==> flow/design.v <==
module pointwise_weight_regs #(
    parameter DATA_W   = 8,
    parameter CIN      = 32,
    parameter COUT     = 64,
    parameter PAR_CIN  = 8,
    parameter PAR_COUT = 8
)(
    input  wire clk,
    input  wire reset,
    input  wire                         wr_en,
    input  wire [$clog2(COUT*CIN)-1:0]  wr_addr,
    input  wire signed [DATA_W-1:0]     wr_data,
    input  wire [$clog2((COUT+PAR_COUT-1)/PAR_COUT)-1:0] cout_blk_idx,
    input  wire [$clog2((CIN +PAR_CIN -1)/PAR_CIN )-1:0] cin_blk_idx,
    output reg  signed [PAR_COUT*PAR_CIN*DATA_W-1:0] weight_vec
);
    localparam NUM_CIN_BLKS  = (CIN  + PAR_CIN  - 1) / PAR_CIN;
    localparam NUM_COUT_BLKS = (COUT + PAR_COUT - 1) / PAR_COUT;
    localparam BLOCK_W       = PAR_COUT * PAR_CIN * DATA_W;
    localparam TOTAL_BLOCKS  = NUM_CIN_BLKS * NUM_COUT_BLKS;
    localparam TOTAL_WEIGHTS = COUT * CIN;
    (* ram_style = "block" *)
    reg signed [BLOCK_W-1:0] weight_mem [0:TOTAL_BLOCKS-1];
    wire [$clog2(COUT)-1:0] wr_cout;
    wire [$clog2(CIN)-1:0]  wr_cin;
    assign wr_cout = wr_addr / CIN;
    assign wr_cin  = wr_addr % CIN;
    wire [$clog2(NUM_COUT_BLKS)-1:0] wr_cout_blk;
    wire [$clog2(NUM_CIN_BLKS)-1:0]  wr_cin_blk;
    assign wr_cout_blk = wr_cout / PAR_COUT;
    assign wr_cin_blk  = wr_cin  / PAR_CIN;
    wire [$clog2(TOTAL_BLOCKS)-1:0] blk_idx;
    assign blk_idx = wr_cout_blk * NUM_CIN_BLKS + wr_cin_blk;
    wire [$clog2(PAR_COUT)-1:0] off_cout;
    wire [$clog2(PAR_CIN)-1:0]  off_cin;
    assign off_cout = wr_cout % PAR_COUT;
    assign off_cin  = wr_cin  % PAR_CIN;
    wire [$clog2(PAR_COUT*PAR_CIN)-1:0] elem_idx;
    assign elem_idx = off_cout * PAR_CIN + off_cin;
    wire [$clog2(BLOCK_W)-1:0] bit_idx;
    assign bit_idx = elem_idx * DATA_W;
    always @(posedge clk) begin
        if (wr_en && (wr_addr < TOTAL_WEIGHTS)) begin
            weight_mem[blk_idx][bit_idx +: DATA_W] <= wr_data;
        end
    end
    always @(posedge clk) begin
        weight_vec <=
            weight_mem[cout_blk_idx * NUM_CIN_BLKS + cin_blk_idx];
    end
endmodule
module pointwise_mac_datapath #(
    parameter DATA_W   = 8,
    parameter ACC_W    = 64,
    parameter PAR_CIN  = 8,    
    parameter PAR_COUT = 8
)(
    input  wire                               clk,
    input  wire                               reset,
    input  wire                               acc_clear,
    input  wire                               acc_enable,
    input  wire signed [PAR_CIN*DATA_W-1:0]   feature_vec,
    input  wire signed [PAR_COUT*PAR_CIN*DATA_W-1:0] weight_vec,
    output wire signed [PAR_COUT*ACC_W-1:0]   acc_out
);
    initial begin
        if (PAR_CIN & (PAR_CIN - 1))
            $error("PAR_CIN must be power of 2.");
    end
    localparam PROD_W   = 2 * DATA_W;
    localparam TREE_LVL = $clog2(PAR_CIN);
    localparam SUM_W    = PROD_W + TREE_LVL;
    localparam LATENCY  = 2 + TREE_LVL;  
    integer g, i;
    reg signed [PAR_CIN*DATA_W-1:0]            feature_vec_r;
    reg signed [PAR_COUT*PAR_CIN*DATA_W-1:0]   weight_vec_r;
    always @(posedge clk) begin
        feature_vec_r <= feature_vec;
        weight_vec_r  <= weight_vec;
    end
    (* use_dsp = "yes" *)
    reg signed [PROD_W-1:0] mult [0:PAR_COUT-1][0:PAR_CIN-1];
    always @(posedge clk) begin
        for (g = 0; g < PAR_COUT; g = g + 1) begin
            for (i = 0; i < PAR_CIN; i = i + 1) begin
                mult[g][i] <=
                    $signed(feature_vec_r[i*DATA_W +: DATA_W]) *
                    $signed(weight_vec_r[(g*PAR_CIN+i)*DATA_W +: DATA_W]);
            end
        end
    end
    reg signed [SUM_W-1:0] tree_lvl 
        [0:PAR_COUT-1][0:TREE_LVL-1][0:PAR_CIN/2-1];
    always @(posedge clk) begin
        for (g = 0; g < PAR_COUT; g = g + 1) begin
            for (i = 0; i < PAR_CIN/2; i = i + 1) begin
                tree_lvl[g][0][i] <=
                    {{(SUM_W-PROD_W){mult[g][2*i][PROD_W-1]}}, mult[g][2*i]} +
                    {{(SUM_W-PROD_W){mult[g][2*i+1][PROD_W-1]}}, mult[g][2*i+1]};
            end
        end
    end
    genvar lvl;
    generate
        for (lvl = 1; lvl < TREE_LVL; lvl = lvl + 1) begin : TREE_GEN
            integer idx;
            always @(posedge clk) begin
                for (g = 0; g < PAR_COUT; g = g + 1) begin
                    for (idx = 0; idx < (PAR_CIN >> (lvl+1)); idx = idx + 1) begin
                        tree_lvl[g][lvl][idx] <=
                            tree_lvl[g][lvl-1][2*idx] +
                            tree_lvl[g][lvl-1][2*idx+1];
                    end
                end
            end
        end
    endgenerate
    wire signed [SUM_W-1:0] cycle_sum [0:PAR_COUT-1];
    genvar gi;
    generate
        for (gi = 0; gi < PAR_COUT; gi = gi + 1) begin : SUM_OUT
            assign cycle_sum[gi] = tree_lvl[gi][TREE_LVL-1][0];
        end
    endgenerate
    reg [LATENCY-1:0] acc_enable_pipe;
    reg [LATENCY-1:0] acc_clear_pipe;
    always @(posedge clk) begin
        if (reset) begin
            acc_enable_pipe <= 0;
            acc_clear_pipe  <= 0;
        end
        else begin
            acc_enable_pipe <= {acc_enable_pipe[LATENCY-2:0], acc_enable};
            acc_clear_pipe  <= {acc_clear_pipe[LATENCY-2:0],  acc_clear};
        end
    end
    wire acc_enable_aligned = acc_enable_pipe[LATENCY-1];
    wire acc_clear_aligned  = acc_clear_pipe[LATENCY-1];
    (* use_dsp = "yes" *)
    reg signed [ACC_W-1:0] acc_reg [0:PAR_COUT-1];
    always @(posedge clk) begin
        if (reset) begin
            for (g = 0; g < PAR_COUT; g = g + 1)
                acc_reg[g] <= 0;
        end
        else if (acc_clear_aligned) begin
            for (g = 0; g < PAR_COUT; g = g + 1)
                acc_reg[g] <= 0;
        end
        else if (acc_enable_aligned) begin
            for (g = 0; g < PAR_COUT; g = g + 1)
                acc_reg[g] <= acc_reg[g] + cycle_sum[g];
        end
    end
    generate
        for (gi = 0; gi < PAR_COUT; gi = gi + 1) begin : OUT_PACK
            assign acc_out[gi*ACC_W +: ACC_W] = acc_reg[gi];
        end
    endgenerate
endmodule
module pointwise_conv1x1_fsm_axis #(
    parameter DATA_W   = 8,
    parameter ACC_W    = 64,
    parameter CIN      = 32,
    parameter COUT     = 64,
    parameter PAR_CIN  = 8,
    parameter PAR_COUT = 8,
    parameter MAC_LATENCY = 5
)(
    input  wire clk,
    input  wire reset,
    input  wire s_axis_tvalid,
    output wire s_axis_tready,
    output wire m_axis_tvalid,
    input  wire m_axis_tready,
    input  wire signed [CIN*DATA_W-1:0] feature_vec,
    input  wire signed [PAR_COUT*ACC_W-1:0] acc_out,
    output reg  acc_clear,
    output reg  acc_enable,
    output reg signed [COUT*DATA_W-1:0] out_vec,
    output reg signed [CIN*DATA_W-1:0] feature_reg,
    output reg [$clog2((CIN+PAR_CIN-1)/PAR_CIN)-1:0]   cin_blk_idx,
    output reg [$clog2((COUT+PAR_COUT-1)/PAR_COUT)-1:0] cout_blk_idx,
    output reg o_intr
);
    localparam NUM_CIN_ITER  = (CIN  + PAR_CIN  - 1) / PAR_CIN;
    localparam NUM_COUT_ITER = (COUT + PAR_COUT - 1) / PAR_COUT;
    localparam IDLE      = 3'd0,
               LOAD      = 3'd1,
               ACCUM     = 3'd2,
               WAIT_PIPE = 3'd3,
               STORE     = 3'd4,
               DONE      = 3'd5;
    reg [2:0] state, next_state;
    reg [$clog2(NUM_CIN_ITER)-1:0]  cin_cnt;
    reg [$clog2(NUM_COUT_ITER)-1:0] cout_cnt;
    reg [$clog2(MAC_LATENCY)-1:0]   pipe_cnt;
    always @(posedge clk)
        if (reset)
            state <= IDLE;
        else
            state <= next_state;
    always @(*) begin
        next_state = state;
        case (state)
            IDLE:
                if (s_axis_tvalid)
                    next_state = LOAD;
            LOAD:
                next_state = ACCUM;
            ACCUM:
                if (cin_cnt == NUM_CIN_ITER-1)
                    next_state = WAIT_PIPE;
            WAIT_PIPE:
                if (pipe_cnt == MAC_LATENCY-1)
                    next_state = STORE;
            STORE:
                if (cout_cnt == NUM_COUT_ITER-1)
                    next_state = DONE;
                else
                    next_state = LOAD;
            DONE:
                if (m_axis_tready)
                    next_state = IDLE;
        endcase
    end
    function automatic signed [DATA_W-1:0] saturate;
        input signed [ACC_W-1:0] val;
        begin
            if (val > 127)
                saturate = 127;
            else if (val < -128)
                saturate = -128;
            else
                saturate = val[DATA_W-1:0];
        end
    endfunction
    integer g;
    always @(posedge clk) begin
        if (reset) begin
            cin_cnt      <= 0;
            cout_cnt     <= 0;
            pipe_cnt     <= 0;
            cin_blk_idx  <= 0;
            cout_blk_idx <= 0;
            acc_enable   <= 0;
            acc_clear    <= 0;
            out_vec      <= 0;
            feature_reg  <= 0;
            o_intr       <= 0;
        end
        else begin
            acc_enable <= 0;
            acc_clear  <= 0;
            o_intr     <= 0;
            if (state == ACCUM && next_state == WAIT_PIPE)
                pipe_cnt <= 0;
            else if (state == WAIT_PIPE)
                pipe_cnt <= pipe_cnt + 1;
            case (state)
                IDLE:
                begin
                    cin_cnt  <= 0;
                    cout_cnt <= 0;
                    if (s_axis_tvalid)
                        feature_reg <= feature_vec;   
                end
                LOAD:
                begin
                    cin_cnt      <= 0;
                    cin_blk_idx  <= 0;
                    cout_blk_idx <= cout_cnt;
                    acc_clear    <= 1;
                end
                ACCUM:
                begin
                    acc_enable  <= 1;
                    cin_blk_idx <= cin_cnt + 1;
                    if (cin_cnt != NUM_CIN_ITER-1)
                        cin_cnt <= cin_cnt + 1;
                end
                WAIT_PIPE:
                begin
                end
                STORE:
                begin
                    for (g = 0; g < PAR_COUT; g = g + 1)
                        if ((cout_cnt*PAR_COUT + g) < COUT)
                            out_vec[(cout_cnt*PAR_COUT + g)*DATA_W +: DATA_W]
                                <= saturate(acc_out[g*ACC_W +: ACC_W]);
                    if (cout_cnt != NUM_COUT_ITER-1)
                        cout_cnt <= cout_cnt + 1;
                end
                DONE:
                begin
                    o_intr <= 1;
                end
            endcase
        end
    end
    assign s_axis_tready = (state == IDLE);
    assign m_axis_tvalid = (state == DONE);
endmodule
module pointwise_layer_stream #(
    parameter DATA_W   = 8,
    parameter ACC_W    = 64,
    parameter CIN      = 16,
    parameter COUT     = 16,
    parameter PAR_CIN       = 8,
    parameter PAR_COUT       = 4
)(
    input  wire clk,
    input  wire reset,
    input  wire [CIN*DATA_W-1:0]  s_axis_tdata,
    input  wire                   s_axis_tvalid,
    output wire                   s_axis_tready,
    output wire [COUT*DATA_W-1:0] m_axis_tdata,
    output wire                   m_axis_tvalid,
    input  wire                   m_axis_tready,
    input  wire                         pw_wr_en,
    input  wire [$clog2(COUT*CIN)-1:0]  pw_wr_addr,
    input  wire signed [DATA_W-1:0]     pw_wr_data,
    output wire o_intr
);
    localparam NUM_CIN_ITER  = (CIN  + PAR_CIN  - 1) / PAR_CIN;
    localparam NUM_COUT_ITER = (COUT + PAR_COUT - 1) / PAR_COUT;
    localparam MAC_LATENCY = 3 + $clog2(PAR_CIN);
    wire                                  acc_clear;
    wire                                  acc_enable;
    wire signed [PAR_COUT*ACC_W-1:0]      acc_out;
    wire signed [CIN*DATA_W-1:0]          feature_full_reg;
    wire signed [PAR_CIN*DATA_W-1:0]      feature_slice;
    wire signed [PAR_COUT*PAR_CIN*DATA_W-1:0] weight_vec_block;
    wire [$clog2(NUM_CIN_ITER)-1:0]       cin_blk_idx;
    wire [$clog2(NUM_COUT_ITER)-1:0]      cout_blk_idx;
    wire signed [COUT*DATA_W-1:0]         fsm_out_vec;
    wire                                  fsm_m_axis_tvalid;
    pointwise_conv1x1_fsm_axis #(
        .DATA_W       (DATA_W),
        .ACC_W        (ACC_W),
        .CIN          (CIN),
        .COUT         (COUT),
        .PAR_CIN      (PAR_CIN),
        .PAR_COUT     (PAR_COUT),
        .MAC_LATENCY  (MAC_LATENCY)
    ) FSM (
        .clk            (clk),
        .reset          (reset),
        .s_axis_tvalid  (s_axis_tvalid),
        .s_axis_tready  (s_axis_tready),
        .m_axis_tvalid  (fsm_m_axis_tvalid),
        .m_axis_tready  (m_axis_tready),
        .feature_vec    (s_axis_tdata),       
        .acc_out        (acc_out),
        .acc_clear      (acc_clear),
        .acc_enable     (acc_enable),
        .out_vec        (fsm_out_vec),
        .feature_reg    (feature_full_reg),   
        .cin_blk_idx    (cin_blk_idx),
        .cout_blk_idx   (cout_blk_idx),
        .o_intr         (o_intr)
    );
    reg signed [PAR_CIN*DATA_W-1:0] feature_slice_r;
    always @(posedge clk)
        feature_slice_r <=
            feature_full_reg[
                cin_blk_idx * PAR_CIN * DATA_W +: PAR_CIN * DATA_W
            ];
    assign feature_slice = feature_slice_r;
    pointwise_weight_regs #(
        .DATA_W   (DATA_W),
        .CIN      (CIN),
        .COUT     (COUT),
        .PAR_CIN  (PAR_CIN),
        .PAR_COUT (PAR_COUT)
    ) PW_WREGS (
        .clk          (clk),
        .reset        (reset),
        .wr_en        (pw_wr_en),
        .wr_addr      (pw_wr_addr),
        .wr_data      (pw_wr_data),
        .cin_blk_idx  (cin_blk_idx),
        .cout_blk_idx (cout_blk_idx),
        .weight_vec   (weight_vec_block)
    );
    pointwise_mac_datapath #(
        .DATA_W   (DATA_W),
        .ACC_W    (ACC_W),
        .PAR_CIN  (PAR_CIN),
        .PAR_COUT (PAR_COUT)
    ) MAC_DP (
        .clk         (clk),
        .reset       (reset),
        .acc_clear   (acc_clear),
        .acc_enable  (acc_enable),
        .feature_vec (feature_slice),    
        .weight_vec  (weight_vec_block),
        .acc_out     (acc_out)
    );
    assign m_axis_tdata  = fsm_out_vec;
    assign m_axis_tvalid = fsm_m_axis_tvalid;
endmodule
* From RTL to reports: pointwise_layer_stream
What the tools print for pointwise_layer_stream, step after step. Lines are those of the file above, counted from 1. Operators carry their Yosys type and port widths (W data, S select, Z words). Not given: --
Inputs: top pointwise_layer_stream, clock port clk, standard-cell library sky130hd, library corner tt_025C_1v80

* After elaboration
Yosys after proc, flatten, opt, wreduce and memory -nomap, before mapping. Print and check cells are not counted. Equal cells are merged and count once. Yosys's memory passes give these memory sizes; they may raise the number of words (mostly to a power of two), join words into wider ones and drop unused or constant bits.
Cells by class: add/sub/neg operators 45, multipliers 32, div/mod/pow operators 0, order comparisons 13, equal/unequal tests 10, shift-type cells 11, muxes and demuxes 47, bitwise gates (word level) 12, reduce/logical cells 11
Operators with widths (count):
- $mul A8 B8 Y16 | 32
- $mux W128 | 10
- $and A128 B128 Y128 | 4
- $or A128 B128 Y128 | 4
- $not A128 Y128 | 4
- $shift A8 B33 Y128 | 4
- $shift A8 B33 Y128 const A | 4
- $mux W256 | 2
- $add A16 B16 Y17 | 16
- $add A64 B19 Y64 | 4
- $gt A64 B8 Y1 const B | 4
- $lt A64 B8 Y1 const B | 4
- $shl A8 B8 Y256 | 1
- $shl A8 B8 Y256 const A | 1
- $add A19 B19 Y19 | 12
- $mux W8 | 20
- $shiftx A128 B8 Y64 | 1
- $neg A32 Y33 | 3
- $lt A32 B5 Y1 const B | 3
- $neg A7 Y33 | 1
- $pmux W3 S6 | 1
- $mux W3 | 6
- $add A4 B2 Y5 const B | 2
- $eq A3 B2 Y1 const B | 3
- $eq A3 B3 Y1 const B | 3
- $lt A8 B9 Y1 const B | 1
- $reduce_bool A2 Y1 | 3
- $reduce_or A2 Y1 | 3
Not listed: further kinds 18, cells in them 25.
Bit counts: bits in registers 1965, latch bits 0, memory bits (writable) 2048, bits in read-only memories 0, word width x clocked read ports 256, memories 1, cells after elaboration 262
Memory list:
- PW_WREGS.weight_mem | depth 8, bits a word 256, read ports 1, wr ports 1, RTL line 23 | reg signed [BLOCK_W-1:0] weight_mem [0:TOTAL_BLOCKS-1];

* Depth
Depth = most cells in a row (Yosys ltp): at word level without a register or memory, in the mapped netlist without a sequential cell, where the memories' decode and read muxes count.
Logic depth: depth in word-level cells 24, ABC_AREA 0, gate-level depth with buffers 22, gate-level depth less buffers 21

* Mapped cells and area
The flow's flattened synthesis, as Yosys stat reports it; memories are mapped. The netlist is that of the ABC_AREA named above (0 if unset); the other value can give another one.
Cell types:
- sky130_fd_sc_hd__edfxtp_1 | count 2048, total area 6.15E+04 um^2
- sky130_fd_sc_hd__dfxtp_1 | count 2195, total area 4.39E+04 um^2
- sky130_fd_sc_hd__fa_1 | count 1792, total area 3.59E+04 um^2
- sky130_fd_sc_hd__ha_1 | count 1650, total area 20644.8 um^2
- sky130_fd_sc_hd__mux4_2 | count 512, total area 1.15E+04 um^2
- sky130_fd_sc_hd__inv_1 | count 3046, total area 1.14E+04 um^2
- sky130_fd_sc_hd__and2_1 | count 1320, total area 8257.92 um^2
- sky130_fd_sc_hd__xnor2_1 | count 846, total area 7.41E+03 um^2
- sky130_fd_sc_hd__a21oi_1 | count 1186, total area 5.94E+03 um^2
- sky130_fd_sc_hd__nand2_1 | count 1348, total area 5.06E+03 um^2
- sky130_fd_sc_hd__nor2_1 | count 1330, total area 4.99E+03 um^2
- sky130_fd_sc_hd__mux2_2 | count 344, total area 3.87E+03 um^2
- sky130_fd_sc_hd__o21ai_0 | count 585, total area 2.93E+03 um^2
- sky130_fd_sc_hd__clkbuf_1 | count 579, total area 2.17E+03 um^2
- sky130_fd_sc_hd__a21o_1 | count 288, total area 2.16E+03 um^2
- sky130_fd_sc_hd__xor2_1 | count 228, total area 2E+03 um^2
- sky130_fd_sc_hd__o21bai_1 | count 218, total area 1636.57 um^2
- sky130_fd_sc_hd__nor2b_1 | count 238, total area 1.49E+03 um^2
Not listed: further types 80, cells in them 1552.
Synthesis totals: standard cells after synthesis 21305, mapped area 243489.8 um^2, flip-flops 4243, buffer cells 680
The figures by module come from a second, unflattened synthesis with its own total; it is not the netlist above.
Second synthesis, totals: cell total of the unflattened synthesis 21061, area total of the unflattened synthesis 244293.0 um^2
Rows give one instance, submodules left out.
By module:
- pointwise_mac_datapath | times used 1, cells 15698, area 145492.0 um^2, sequential area 31830.5 um^2
- pointwise_weight_regs | times used 1, cells 4063, area 85921.2 um^2, sequential area 66623.9 um^2
- pointwise_conv1x1_fsm_axis | times used 1, cells 1165, area 10521.3 um^2, sequential area 5545.3 um^2
- pointwise_layer_stream | times used 1, cells 135, area 2358.5 um^2, sequential area 1281.2 um^2

* Path before layout
Path of least setup slack by OpenSTA after synthesis, without wires, with an ideal clock, recovery checks aside; 20% of the period is set as input and as output delay. Where synthesis merged equal registers, the netlist keeps one of their names.
Path after synthesis: kind reg-to-reg, start point reg MAC_DP.feature_vec_r[57], end point reg MAC_DP.mult, period 10.0 ns, setup time 0.072 ns, time at the first pin 0.000 ns, arrival 4.421 ns, data required time 9.928 ns, slack 5.507 ns, path delay 4.493 ns, stages 20, synthesis period reached 4.493 ns
"path delay" is the arrival time less input delay plus setup time. "stages": output pins that drive a net of the path, with the launching flip-flop's if there is one; two outputs of one cell count as two. "synthesis period reached" is the clock period less the worst setup slack; recovery checks do not enter. This is arithmetic on one report: input and output delays are still those of the set period (20% each). Where an end lacks its bit number, it is one bit of the signal, or one of the new flip-flops if synthesis recoded a state register. The rows between start and end are the longest chain of elaborated cells between them; the timing report does not say that the signal goes this way. Where chains are equally long, one stands for them. A line is the first line of the expression or statement that the cell stems from. Yosys adds cells for indexed reads and writes and turns some case tables into memories.
On the way, after synthesis: cells stage by stage sky130_fd_sc_hd__dfxtp_1 > sky130_fd_sc_hd__clkbuf_1 > sky130_fd_sc_hd__nand2_1 > sky130_fd_sc_hd__fa_1 > sky130_fd_sc_hd__fa_1 > sky130_fd_sc_hd__inv_1 > sky130_fd_sc_hd__fa_1 > sky130_fd_sc_hd__inv_1 > sky130_fd_sc_hd__fa_1 > sky130_fd_sc_hd__inv_1 > sky130_fd_sc_hd__ha_1 > sky130_fd_sc_hd__inv_1 > sky130_fd_sc_hd__o21bai_1 > sky130_fd_sc_hd__a21o_1 > sky130_fd_sc_hd__a21o_1 > sky130_fd_sc_hd__a21oi_1 > sky130_fd_sc_hd__o21bai_1 > sky130_fd_sc_hd__a21o_1 > sky130_fd_sc_hd__a21oi_1 > sky130_fd_sc_hd__xnor2_1, cells in the longest elaborated chain 1
RTL lines, path after synthesis:
- start: declaration | RTL line 75 | reg signed [PAR_CIN*DATA_W-1:0]            feature_vec_r;
- start: assignment | RTL line 78 | feature_vec_r <= feature_vec;
- $mul A8 B8 Y16 | RTL line 87 | $signed(feature_vec_r[i*DATA_W +: DATA_W]) *
- end: assignment | RTL line 86 | mult[g][i] <=
- end: declaration | RTL line 82 | reg signed [PROD_W-1:0] mult [0:PAR_COUT-1][0:PAR_CIN-1];

* Timing after layout
Path of least setup slack in the final report of job 4 (OpenROAD, finished layout, wires in). Where an end is a register, its clock arrival counts in the times.
Path post-layout: kind reg-to-reg, start point reg MAC_DP.feature_vec_r[61], end point reg MAC_DP.mult, period 6.04 ns, setup time 0.11 ns, time at the first pin 1.09 ns, arrival 6.21 ns, data required time 7.09 ns, slack 0.88 ns, stages 19
Where an end lacks its bit number, it is one bit of the signal, or one of the new flip-flops if synthesis recoded a state register. The rows between start and end are the longest chain of elaborated cells between them; the timing report does not say that the signal goes this way. Where chains are equally long, one stands for them.
On the way, post-layout: cells stage by stage sky130_fd_sc_hd__dfxtp_1 > sky130_fd_sc_hd__buf_4 > sky130_fd_sc_hd__and2_1 > sky130_fd_sc_hd__ha_1 > sky130_fd_sc_hd__fa_1 > sky130_fd_sc_hd__inv_1 > sky130_fd_sc_hd__fa_1 > sky130_fd_sc_hd__fa_1 > sky130_fd_sc_hd__inv_1 > sky130_fd_sc_hd__ha_1 > sky130_fd_sc_hd__a21oi_1 > sky130_fd_sc_hd__o21bai_1 > sky130_fd_sc_hd__a21oi_1 > sky130_fd_sc_hd__o21bai_1 > sky130_fd_sc_hd__a21oi_1 > sky130_fd_sc_hd__o21bai_1 > sky130_fd_sc_hd__a21oi_1 > sky130_fd_sc_hd__o21ai_0 > sky130_fd_sc_hd__xnor2_1, cells in the longest elaborated chain 1
RTL lines, path post-layout:
- start: declaration | RTL line 75 | reg signed [PAR_CIN*DATA_W-1:0]            feature_vec_r;
- start: assignment | RTL line 78 | feature_vec_r <= feature_vec;
- $mul A8 B8 Y16 | RTL line 87 | $signed(feature_vec_r[i*DATA_W +: DATA_W]) *
- end: assignment | RTL line 86 | mult[g][i] <=
- end: declaration | RTL line 82 | reg signed [PROD_W-1:0] mult [0:PAR_COUT-1][0:PAR_CIN-1];

Top module pointwise_layer_stream; platform sky130hd; tools Yosys and OpenROAD; 4 stored runs in no particular order. Input and output delays are each 20% of the period that was set; the output load is 0.01 pF.
"critical setup path time": the worst setup path's part of the clock period (all of it between registers, 20% less for each end at a port) less its slack. A launch clock that arrives late makes it longer, a capture clock that arrives late makes it shorter.

[job 1] flow files
==> flow/run.sh <==
#!/bin/bash
# the make line also repeats the synthesis and layout settings of config.mk as NAME=value (left out here)
make -C /OpenROAD-flow-scripts/flow DESIGN_CONFIG=/design/flow/config.mk WORK_HOME=/design/flow/orfs CLKGATE_MAP_FILE= finish
==> flow/config.mk <==
export PLATFORM = sky130hd
export DESIGN_NAME = pointwise_layer_stream
export DESIGN_NICKNAME = pointwise_layer_stream
export VERILOG_FILES = /design/flow/design.v
export SDC_FILE = /design/flow/constraint.sdc
export NUM_CORES = 4
export LEC_CHECK = 0
export ABC_AREA = 1
export CAP_MARGIN = 20
export CELL_PAD_IN_SITES_DETAIL_PLACEMENT = 1
export CELL_PAD_IN_SITES_GLOBAL_PLACEMENT = 3
export CORE_ASPECT_RATIO = 0.8
export CORE_MARGIN = 2
export CORE_UTILIZATION = 65
export CTS_CLUSTER_DIAMETER = 96
export CTS_CLUSTER_SIZE = 82
export GPL_ROUTABILITY_DRIVEN = 0
export GPL_TIMING_DRIVEN = 0
export HOLD_SLACK_MARGIN = -0.01
export SETUP_SLACK_MARGIN = 2.1
export SLEW_MARGIN = 20
export TNS_END_PERCENT = 75
==> flow/constraint.sdc <==
create_clock -name core_clock -period 9.41 [get_ports {clk}]
set_input_delay 1.8820 -clock core_clock [delete_from_list [all_inputs] [get_ports {clk}]]
set_output_delay 1.8820 -clock core_clock [all_outputs]
set_load 0.01 [all_outputs]

[job 1] result: stopped before the end: placement reported GPL-0301

[job 2] flow files
==> flow/run.sh <==
#!/bin/bash
# the make line also repeats the synthesis and layout settings of config.mk as NAME=value (left out here)
make -C /OpenROAD-flow-scripts/flow DESIGN_CONFIG=/design/flow/config.mk WORK_HOME=/design/flow/orfs CLKGATE_MAP_FILE= finish
==> flow/config.mk <==
export PLATFORM = sky130hd
export DESIGN_NAME = pointwise_layer_stream
export DESIGN_NICKNAME = pointwise_layer_stream
export VERILOG_FILES = /design/flow/design.v
export SDC_FILE = /design/flow/constraint.sdc
export NUM_CORES = 4
export LEC_CHECK = 0
export ABC_AREA = 0
export CAP_MARGIN = 20
export CELL_PAD_IN_SITES_DETAIL_PLACEMENT = 0
export CELL_PAD_IN_SITES_GLOBAL_PLACEMENT = 2
export CORE_ASPECT_RATIO = 0.8
export CORE_MARGIN = 2
export CORE_UTILIZATION = 65
export CTS_CLUSTER_DIAMETER = 346
export CTS_CLUSTER_SIZE = 89
export GPL_ROUTABILITY_DRIVEN = 0
export GPL_TIMING_DRIVEN = 0
export HOLD_SLACK_MARGIN = -0.01
export MAX_ROUTING_LAYER = met4
export PLACE_DENSITY_LB_ADDON = 0.09
export SLEW_MARGIN = 20
export TNS_END_PERCENT = 85
==> flow/constraint.sdc <==
create_clock -name core_clock -period 3.82 [get_ports {clk}]
set_input_delay 0.7640 -clock core_clock [delete_from_list [all_inputs] [get_ports {clk}]]
set_output_delay 0.7640 -clock core_clock [all_outputs]
set_load 0.01 [all_outputs]

[job 2] result: stopped before the end: placement reported FLW-0024

[job 3] flow files
==> flow/run.sh <==
#!/bin/bash
# the make line also repeats the synthesis and layout settings of config.mk as NAME=value (left out here)
make -C /OpenROAD-flow-scripts/flow DESIGN_CONFIG=/design/flow/config.mk WORK_HOME=/design/flow/orfs CLKGATE_MAP_FILE= finish
==> flow/config.mk <==
export PLATFORM = sky130hd
export DESIGN_NAME = pointwise_layer_stream
export DESIGN_NICKNAME = pointwise_layer_stream
export VERILOG_FILES = /design/flow/design.v
export SDC_FILE = /design/flow/constraint.sdc
export NUM_CORES = 4
export LEC_CHECK = 0
export ABC_AREA = 1
export CAP_MARGIN = 30
export CELL_PAD_IN_SITES_DETAIL_PLACEMENT = 2
export CORE_ASPECT_RATIO = 0.88
export CORE_MARGIN = 2
export CORE_UTILIZATION = 45
export CTS_CLUSTER_DIAMETER = 25
export CTS_CLUSTER_SIZE = 38
export GPL_ROUTABILITY_DRIVEN = 0
export GPL_TIMING_DRIVEN = 0
export HOLD_SLACK_MARGIN = 0.16
export MIN_ROUTING_LAYER = met2
export PLACE_DENSITY_LB_ADDON = 0.23
export SETUP_SLACK_MARGIN = 2.68
export SLEW_MARGIN = 0
==> flow/constraint.sdc <==
create_clock -name core_clock -period 10.0 [get_ports {clk}]
set_input_delay 2.0000 -clock core_clock [delete_from_list [all_inputs] [get_ports {clk}]]
set_output_delay 2.0000 -clock core_clock [all_outputs]
set_load 0.01 [all_outputs]

[job 3] result: stopped before the end: placement reported DPL-0033

[job 4] flow files
==> flow/run.sh <==
#!/bin/bash
# the make line also repeats the synthesis and layout settings of config.mk as NAME=value (left out here)
make -C /OpenROAD-flow-scripts/flow DESIGN_CONFIG=/design/flow/config.mk WORK_HOME=/design/flow/orfs CLKGATE_MAP_FILE= finish
==> flow/config.mk <==
export PLATFORM = sky130hd
export DESIGN_NAME = pointwise_layer_stream
export DESIGN_NICKNAME = pointwise_layer_stream
export VERILOG_FILES = /design/flow/design.v
export SDC_FILE = /design/flow/constraint.sdc
export NUM_CORES = 4
export LEC_CHECK = 0
export CAP_MARGIN = 20
export CORE_ASPECT_RATIO = 1.35
export CORE_MARGIN = 6
export CORE_UTILIZATION = 16
export GPL_ROUTABILITY_DRIVEN = 1
export PLACE_DENSITY = 0.74
export SETUP_SLACK_MARGIN = 0.46
export SLEW_MARGIN = 30
export TNS_END_PERCENT = 85
==> flow/constraint.sdc <==
create_clock -name core_clock -period 6.04 [get_ports {clk}]
set_input_delay 1.2080 -clock core_clock [delete_from_list [all_inputs] [get_ports {clk}]]
set_output_delay 1.2080 -clock core_clock [all_outputs]
set_load 0.01 [all_outputs]

[job 4] result: utilization in the final report 0.189; setup slack of the critical path 0.876 ns; standard-cell area after layout 286789.0 um^2; critical setup path time 5.16 ns; critical path type reg-to-reg; netlist area reported by Yosys 243489.8 um^2; die area 1551900.0 um^2
